==> flow/design.v <==
`timescale 1ns / 1ns
module complex_multiplier
    #(parameter integer     OPERAND_WIDTH_A = 16,  
      parameter integer     OPERAND_WIDTH_B = 16,  
      parameter integer     OPERAND_WIDTH_OUT = 32,   
      parameter integer     STAGES = 6,   
      parameter             BLOCKING = 0,
      parameter             ROUND_MODE = 0,
      parameter integer     GROWTH_BITS = 0,   
      parameter             BYTE_ALIGNED = 1,
      localparam            EFF_PORT_WIDTH_A = BYTE_ALIGNED ? ((OPERAND_WIDTH_A*2+15)/16)*16 : OPERAND_WIDTH_A * 2,
      localparam            EFF_PORT_WIDTH_B = BYTE_ALIGNED ? ((OPERAND_WIDTH_B*2+15)/16)*16 : OPERAND_WIDTH_B * 2,
      localparam            EFF_PORT_WIDTH_OUT = BYTE_ALIGNED ? ((OPERAND_WIDTH_OUT*2+15)/16)*16 : OPERAND_WIDTH_OUT * 2
    )
    (   
        input                                           aclk,
        input                                           aresetn,
		input                                           rounding_cy,
        input               [EFF_PORT_WIDTH_A - 1 : 0]    s_axis_a_tdata,
        output reg                                      s_axis_a_tready,
        input                                           s_axis_a_tvalid,
        input               [EFF_PORT_WIDTH_B - 1 : 0]    s_axis_b_tdata,
        output reg                                      s_axis_b_tready,
        input                                           s_axis_b_tvalid,
        output reg  		[EFF_PORT_WIDTH_OUT - 1 : 0]  m_axis_dout_tdata,
        output reg                                      m_axis_dout_tvalid,
        input                                           m_axis_dout_tready
        );
    localparam INPUT_WIDTH_A = OPERAND_WIDTH_A * 2;
    localparam INPUT_WIDTH_B = OPERAND_WIDTH_B * 2;
    localparam OUTPUT_WIDTH  = OPERAND_WIDTH_OUT * 2;
    localparam TRUNC_BITS = (INPUT_WIDTH_A + INPUT_WIDTH_B - OUTPUT_WIDTH)/2 + 1 + GROWTH_BITS;
    localparam OUTPUT_PADDING = EFF_PORT_WIDTH_OUT - OUTPUT_WIDTH;
    localparam CALCULATION_STAGES = 6;    
    reg        [STAGES : 0]                     tvalid;
    reg        [EFF_PORT_WIDTH_OUT-1:0]         tdata [STAGES-2:0];
    wire signed [OPERAND_WIDTH_A-1:0] a_r = s_axis_a_tdata[OPERAND_WIDTH_A - 1 : 0];
    wire signed [OPERAND_WIDTH_A-1:0] a_i = s_axis_a_tdata[EFF_PORT_WIDTH_A / 2 + OPERAND_WIDTH_A - 1 : EFF_PORT_WIDTH_A / 2];
    wire signed [OPERAND_WIDTH_B-1:0] b_r = s_axis_b_tdata[OPERAND_WIDTH_B - 1 : 0];
    wire signed [OPERAND_WIDTH_B-1:0] b_i = s_axis_b_tdata[EFF_PORT_WIDTH_B / 2 + OPERAND_WIDTH_B - 1 : EFF_PORT_WIDTH_B / 2];
    reg signed [OPERAND_WIDTH_A + OPERAND_WIDTH_B : 0] mult_r, mult_i, mult_0, common, common_r1, common_r2, p_r_int, p_i_int;
    reg signed [OPERAND_WIDTH_A - 1 : 0] a_r_d, a_i_d, a_r_dd, a_i_dd, a_r_ddd, a_i_ddd, a_r_dddd, a_i_dddd;
    reg signed [OPERAND_WIDTH_B - 1 : 0] b_r_d, b_i_d, b_r_dd, b_i_dd, b_r_ddd, b_i_ddd;
    reg                          a_valid_d, b_valid_d;
    reg signed [OPERAND_WIDTH_A : 0] a_dd_common;
    reg signed [OPERAND_WIDTH_B : 0] a_dd_r, a_dd_i;
    reg        [STAGES - 1 : 0]  rounding_cy_buf ;
    wire signed [OPERAND_WIDTH_OUT - 1 : 0] result_r;
    wire signed [OPERAND_WIDTH_OUT - 1 : 0] result_i;
    wire signed [OPERAND_WIDTH_A + OPERAND_WIDTH_B + 1 - 1 : 0] temp1, temp2;
    localparam rounding_cy_buf_index = CALCULATION_STAGES - 1;
    wire signed [OPERAND_WIDTH_A + OPERAND_WIDTH_B + 1 - 1 : 0] rounding_cy_extended = {{(OPERAND_WIDTH_A + OPERAND_WIDTH_B){1'b0}}, rounding_cy_buf[rounding_cy_buf_index]};
	if (ROUND_MODE == 0 || TRUNC_BITS == 0) begin
        assign temp1 = p_r_int >>> TRUNC_BITS;
        assign temp2 = p_i_int >>> TRUNC_BITS;
		assign result_r = temp1[OPERAND_WIDTH_OUT - 1 : 0];
		assign result_i = temp2[OPERAND_WIDTH_OUT - 1 : 0];    
	end
	else begin
        wire signed [OPERAND_WIDTH_A + OPERAND_WIDTH_B + 1 - 1 : 0] point5_correction = {{(OPERAND_WIDTH_A + OPERAND_WIDTH_B + 1 - TRUNC_BITS){1'b0}}, 1'b0, {(TRUNC_BITS-1){1'b1}}} + rounding_cy_extended;
        assign temp1 = (p_r_int + point5_correction) >>> TRUNC_BITS;
        assign temp2 = (p_i_int + point5_correction) >>> TRUNC_BITS;
		assign result_r = temp1[OPERAND_WIDTH_OUT-1:0];
		assign result_i = temp2[OPERAND_WIDTH_OUT-1:0];    
	end
    integer i;
    always @(posedge aclk) begin
        if (!aresetn) begin
            tvalid <= 0;
            a_valid_d <= 0;
            b_valid_d <= 0;
            m_axis_dout_tvalid <= 0;
        end
        else begin
            a_valid_d <= s_axis_a_tvalid;
            b_valid_d <= s_axis_b_tvalid;
            a_r_d <= a_r;
            a_i_d <= a_i;
            b_r_d <= b_r;
            b_i_d <= b_i;
            if (ROUND_MODE == 1)
                rounding_cy_buf[0] <= rounding_cy;
            else if (ROUND_MODE == 2)   
                rounding_cy_buf[0] <= ~rounding_cy_buf[0];
            if (BLOCKING == 1 && m_axis_dout_tready == 0 && m_axis_dout_tvalid == 1) begin 
                m_axis_dout_tvalid <= 0;
                m_axis_dout_tdata <= {(OUTPUT_WIDTH){1'b0}};
                s_axis_a_tready <= 0;
                s_axis_b_tready <= 0;
            end
            else begin
                s_axis_a_tready <= 1;
                s_axis_b_tready <= 1;
                a_dd_common <= a_r_d - a_i_d;
                a_r_dd <= a_r_d;
                a_i_dd <= a_i_d;
                b_r_dd <= b_r_d;
                b_i_dd <= b_i_d;
                a_r_ddd <= a_r_dd;
                a_i_ddd <= a_i_dd;
                b_r_ddd <= b_r_dd;
                b_i_ddd <= b_i_dd;
                mult_0 <= a_dd_common * b_i_dd;
                a_r_dddd <= a_r_ddd;
                a_i_dddd <= a_i_ddd;
                a_dd_r <= b_r_ddd - b_i_ddd;
                a_dd_i <= b_r_ddd + b_i_ddd;
                common <= mult_0;
                mult_r <= a_dd_r * a_r_dddd;
                mult_i <= a_dd_i * a_i_dddd;
                common_r1 <= common;
                common_r2 <= common;
                p_r_int <= mult_r + common_r1;
                p_i_int <= mult_i + common_r2;
                for (i = 1; i<STAGES; i = i + 1) begin
                    rounding_cy_buf[i] <= rounding_cy_buf[i-1];
                end
                tvalid[0] <= a_valid_d & b_valid_d;
                for (i = 1; i<(STAGES); i = i+1) begin
                    tvalid[i] <= tvalid[i-1];
                end
                m_axis_dout_tvalid <= tvalid[STAGES-2];
                if (STAGES > CALCULATION_STAGES) begin
                    tdata[0] <= {{(OUTPUT_PADDING/2){result_i[OPERAND_WIDTH_OUT - 1]}}, result_i,
                        {(OUTPUT_PADDING/2){result_r[OPERAND_WIDTH_OUT - 1]}}, result_r};
                    for (i = 1; i<(STAGES-CALCULATION_STAGES); i = i+1) begin
                        tdata[i] <= tdata[i-1];
                    end
                    m_axis_dout_tdata <= tdata[STAGES - CALCULATION_STAGES - 1];
                end
                else begin
                     m_axis_dout_tdata <= {{(OUTPUT_PADDING/2){result_i[OPERAND_WIDTH_OUT - 1]}}, result_i,
                         {(OUTPUT_PADDING/2){result_r[OPERAND_WIDTH_OUT - 1]}}, result_r};
                end
            end
        end
    end
endmodule
# Reports on complex_multiplier
# The steps from the RTL of complex_multiplier to its reports follow in flow order.
# Line numbers count from 1 in the design file above.
# Operators carry their Yosys type and port widths (W data, S select, Z words).
# Library cell names are shortened.
design:
  design: "complex_multiplier"
  clk_port: "aclk"
  library: "sky130hd"
  pvt_corner: "tt_025C_1v80"

# Word level
# Yosys after proc, flatten, opt, wreduce and memory -nomap, before mapping. Enables and synchronous resets that opt folds into registers are not counted as muxes. Memory bits, and registers merged into a memory's read port (data or address), are not among the register bits. Print and check cells are not counted. Equal cells are merged and count once.
bits:
  ff_bits: 578
  inputBits: 70
  output_inout_bits: 67
  elab_cells: 38
op_classes:
  n_addsub: 5
  mul: 3
  bitwise: 1
op_table:
  columns: ["op", "count"]
  rows:
  - ["$mul A17 B16 Y33", 3]
  - ["$add A33 B33 Y33", 2]
  - ["$sub A16 B16 Y17", 2]
  - ["$add A16 B16 Y17", 1]
  - ["$and A1 B1 Y1", 1]

# Depth
# Yosys ltp: most cells in a row. Word level: on the elaborated netlist, between registers, memories and ports. Mapped: between sequential cells and ports; inverters and the memories' decode and read muxes count.
depth:
  word_depth: 1
  abc_area: 0
  mapped_depth: 25
  depth_no_buf: 24

# Netlist
# Yosys stat after the flow's synthesis: flattened, memories mapped to cells. It holds for the ABC_AREA given above (unset counts as 0); a run with the other value may have another netlist.
# Totals and module areas in this step are rounded.
types:
  columns: ["cell_type", "count", "type_area_um2"]
  rows:
  - ["edfxtp_1", 567, 1.7E+04]
  - ["fa_1", 833, 1.67E+04]
  - ["ha_1", 362, 4.53E+03]
  - ["inv_1", 988, 3.71E+03]
  - ["and2_1", 406, 2.54E+03]
  - ["nand2_1", 432, 1.62E+03]
  - ["xnor2_1", 151, 1.32E+03]
  - ["a21oi_1", 137, 685.658]
  - ["nor2_1", 168, 630.605]
  - ["a21o_1", 70, 525.504]
  - ["clkbuf_1", 125, 469.2]
  - ["o21ai_0", 80, 400.384]
  - ["xor2_1", 45, 394.128]
  - ["o21a_1", 32, 240.23]
  - ["o21bai_1", 27, 202.694]
  - ["nand3_1", 37, 185.178]
  - ["nand2b_1", 29, 181.424]
  - ["nor2b_1", 26, 162.656]
# Other cell types: 53; their cells: 239.
mapped:
  cell_count: 4754
  area_um2: 53400
  seqArea_um2: 17200
  ffs: 575
  buf_cells: 131

# Worst setup path after synthesis
# OpenSTA on the mapped netlist: ideal clock, no wires. The path of least setup slack (recovery checks aside). Input and output delay are each 20% of the period. Register names are those of the netlist, which keeps one name where synthesis merged equal registers.
synth_timing:
  path_type: "flip-flop to flip-flop"
  start: "reg b_i_dd[1]"
  end: "reg mult_0[32]"
  clock_period_ps: 8000
  setup_time_ps: 260
  t_first_pin_ps: 0
  arrival_time_ps: 6046
  required_time_ps: 7740
  path_slack_ps: 1694
  path_delay_ps: 6306
  driving_pins: 22
  path_buffers: 1
  period_less_setup_slack_ps: 6306
# "path_delay_ps" = arrival - input delay + setup time.
# "driving_pins" counts driving pins, that of a launching flip-flop among them; a cell with two outputs on the path counts twice.
# "period_less_setup_slack_ps" is the clock period less the worst setup slack; recovery checks do not enter. This is arithmetic on one report: input and output delays are still those of the set period (20% each).
# Between the ends stands the longest chain of elaborated cells between them, by number of cells; it is not shown to be the way that was timed. Of several equally long chains one is given.
# A line is the first line of the expression or statement that the cell stems from. Yosys adds cells for indexed reads and writes and turns some case tables into memories.
synth_via:
  path_cell_list: "edfxtp_1 > clkbuf_1 > nand2_1 > inv_1 > fa_1 > fa_1 > fa_1 > fa_1 > fa_1 > inv_1 > fa_1 > inv_1 > ha_1 > nand2_1 > or2_2 > nor3_1 > a21oi_1 > o31ai_1 > o41ai_1 > o21bai_1 > a21oi_1 > xnor2_1"
  elab_chain_len: 1
  cells_between: 1
  lines_between: 1
  cone_classes: "mul (1)"
synth_lines:
  columns: ["element", "line_no", "rtl"]
  rows:
  - ["from (decl)", 43, "reg signed [OPERAND_WIDTH_B - 1 : 0] b_r_d, b_i_d, b_r_dd, b_i_dd, b_r_ddd, b_i_ddd;"]
  - ["from (assign)", 98, "b_i_dd <= b_i_d;"]
  - ["$mul A17 B16 Y33", 103, "mult_0 <= a_dd_common * b_i_dd;"]
  - ["to (assign)", 103, null]
  - ["to (decl)", 41, "reg signed [OPERAND_WIDTH_A + OPERAND_WIDTH_B : 0] mult_r, mult_i, mult_0, common, common_r1, common_r2, p_r_i ..."]

# Timing after layout
# From the final timing report of run 1: the path of least setup slack in the routed layout; clock arrival at registers is part of the times.
# The report prints the path's times to 10 ps; the period is as set.
layout_timing:
  path_type: "flip-flop to flip-flop"
  start: "reg a_r_dddd[2]"
  end: "reg mult_r[30]"
  clock_period_ps: 7640
  setup_time_ps: 260
  t_first_pin_ps: 850
  arrival_time_ps: 8340
  required_time_ps: 8160
  path_slack_ps: -180
  driving_pins: 21
  path_buffers: 1
# Between the ends stands the longest chain of elaborated cells between them, by number of cells; it is not shown to be the way that was timed. Of several equally long chains one is given.
layout_via:
  path_cell_list: "edfxtp_1 > buf_2 > nand2_1 > inv_1 > fa_1 > fa_1 > fa_1 > fa_1 > fa_1 > inv_1 > fa_1 > inv_1 > ha_1 > nand2_1 > nor2_1 > nand4_1 > a311o_1 > nand3_1 > a21oi_1 > o21ai_0 > xor2_2"
  elab_chain_len: 1
  cells_between: 1
  lines_between: 1
  cone_classes: "mul (1)"
layout_lines:
  columns: ["element", "line_no", "rtl"]
  rows:
  - ["from (decl)", 42, "reg signed [OPERAND_WIDTH_A - 1 : 0] a_r_d, a_i_d, a_r_dd, a_i_dd, a_r_ddd, a_i_ddd, a_r_dddd, a_i_dddd;"]
  - ["from (assign)", 104, "a_r_dddd <= a_r_ddd;"]
  - ["$mul A17 B16 Y33", 109, "mult_r <= a_dd_r * a_r_dddd;"]
  - ["to (assign)", 109, null]
  - ["to (decl)", 41, "reg signed [OPERAND_WIDTH_A + OPERAND_WIDTH_B : 0] mult_r, mult_i, mult_0, common, common_r1, common_r2, p_r_i ..."]

# Top module complex_multiplier; platform sky130hd; tools Yosys and OpenROAD; 6 stored runs in no particular order. Input and output delays are each 20% of the period that was set; the output load is 0.01 pF.
# "achievedPeriod_ps": clock period set for the run, less the worst setup slack. It is reckoned from that one timing run; input and output delays stay at 20% of the period that was set.
# "timing.worst_path_ps": the worst setup path's part of the clock period (all of it between registers, 20% less for each end at a port) less its slack. A launch clock that arrives late makes it longer, a capture clock that arrives late makes it shorter.
# "timing.worst_path_ps" is given in steps of 10 ps.
# Results are given in rounded form.
runs:
  - name: "run 1"
    settings:
      CORE_ASPECT_RATIO: 0.96
      CORE_UTILIZATION: 16
      GPL_TIMING_DRIVEN: 0
      MIN_ROUTING_LAYER: "met2"
      PLACE_DENSITY_LB_ADDON: 0.0
      SETUP_SLACK_MARGIN: -0.56
      TNS_END_PERCENT: 95
      period_ns: 7.64
      CAP_MARGIN: 20
      CORE_MARGIN: 2
      SLEW_MARGIN: 20
    results:
      post_synth_area_um2: 53400
      die_footprint_um2: 338000
      finalCellArea_um2: 63700
      fin_util_frac: 0.192
      timing.setup.ws_ps: -177
      setup_tns_ps: -486
      timing.hold.ws_ps: 364
      achievedPeriod_ps: 7817
      timing.worst_path_ps: 7820
      worstPathKind: "flip-flop to flip-flop"
  - name: "run 2"
    settings:
      CORE_UTILIZATION: 40
      period_ns: 7.26
      CAP_MARGIN: 20
      CORE_MARGIN: 2
      SLEW_MARGIN: 20
    results:
      post_synth_area_um2: 53400
      die_footprint_um2: 136000
      finalCellArea_um2: 59400
      fin_util_frac: 0.446
      timing.setup.ws_ps: 320
      setup_tns_ps: 0
      timing.hold.ws_ps: 406
      achievedPeriod_ps: 6940
      timing.worst_path_ps: 6940
      worstPathKind: "flip-flop to flip-flop"
  - name: "run 3"
    settings:
      CORE_ASPECT_RATIO: 1.21
      CORE_MARGIN: 7
      CORE_UTILIZATION: 42
      CTS_CLUSTER_DIAMETER: 107
      MIN_ROUTING_LAYER: "met2"
      PLACE_DENSITY_LB_ADDON: 0.16
      SETUP_SLACK_MARGIN: 1.07
      period_ns: 7.56
      CAP_MARGIN: 20
      SLEW_MARGIN: 20
    results:
      post_synth_area_um2: 53400
      die_footprint_um2: 137000
      finalCellArea_um2: 61900
      fin_util_frac: 0.492
      timing.setup.ws_ps: 1210
      setup_tns_ps: 0
      timing.hold.ws_ps: 410
      achievedPeriod_ps: 6353
      timing.worst_path_ps: 6350
      worstPathKind: "flip-flop to flip-flop"
  - name: "run 4"
    settings:
      CORE_ASPECT_RATIO: 0.7
      CORE_UTILIZATION: 40
      CTS_CLUSTER_SIZE: 97
      GPL_ROUTABILITY_DRIVEN: 0
      MIN_ROUTING_LAYER: "met2"
      period_ns: 6.67
      CAP_MARGIN: 20
      CORE_MARGIN: 2
      SLEW_MARGIN: 20
    results:
      post_synth_area_um2: 53400
      die_footprint_um2: 136000
      finalCellArea_um2: 60900
      fin_util_frac: 0.458
      timing.setup.ws_ps: 133
      setup_tns_ps: 0
      timing.hold.ws_ps: 392
      achievedPeriod_ps: 6537
      timing.worst_path_ps: 6540
      worstPathKind: "flip-flop to flip-flop"
  - name: "run 5"
    settings:
      CORE_UTILIZATION: 40
      period_ns: 7.11
      CAP_MARGIN: 20
      CORE_MARGIN: 2
      SLEW_MARGIN: 20
    results:
      post_synth_area_um2: 53400
      die_footprint_um2: 136000
      finalCellArea_um2: 59400
      fin_util_frac: 0.447
      timing.setup.ws_ps: 287
      setup_tns_ps: 0
      timing.hold.ws_ps: 409
      achievedPeriod_ps: 6823
      timing.worst_path_ps: 6820
      worstPathKind: "flip-flop to flip-flop"
  - name: "run 6"
    settings:
      CORE_ASPECT_RATIO: 0.7
      CORE_UTILIZATION: 40
      GPL_ROUTABILITY_DRIVEN: 0
      period_ns: 8.0
      CAP_MARGIN: 20
      CORE_MARGIN: 2
      SLEW_MARGIN: 20
    results:
      post_synth_area_um2: 53400
      die_footprint_um2: 136000
      finalCellArea_um2: 58600
      fin_util_frac: 0.441
      timing.setup.ws_ps: 972
      setup_tns_ps: 0
      timing.hold.ws_ps: 398
      achievedPeriod_ps: 7028
      timing.worst_path_ps: 7030
      worstPathKind: "flip-flop to flip-flop"
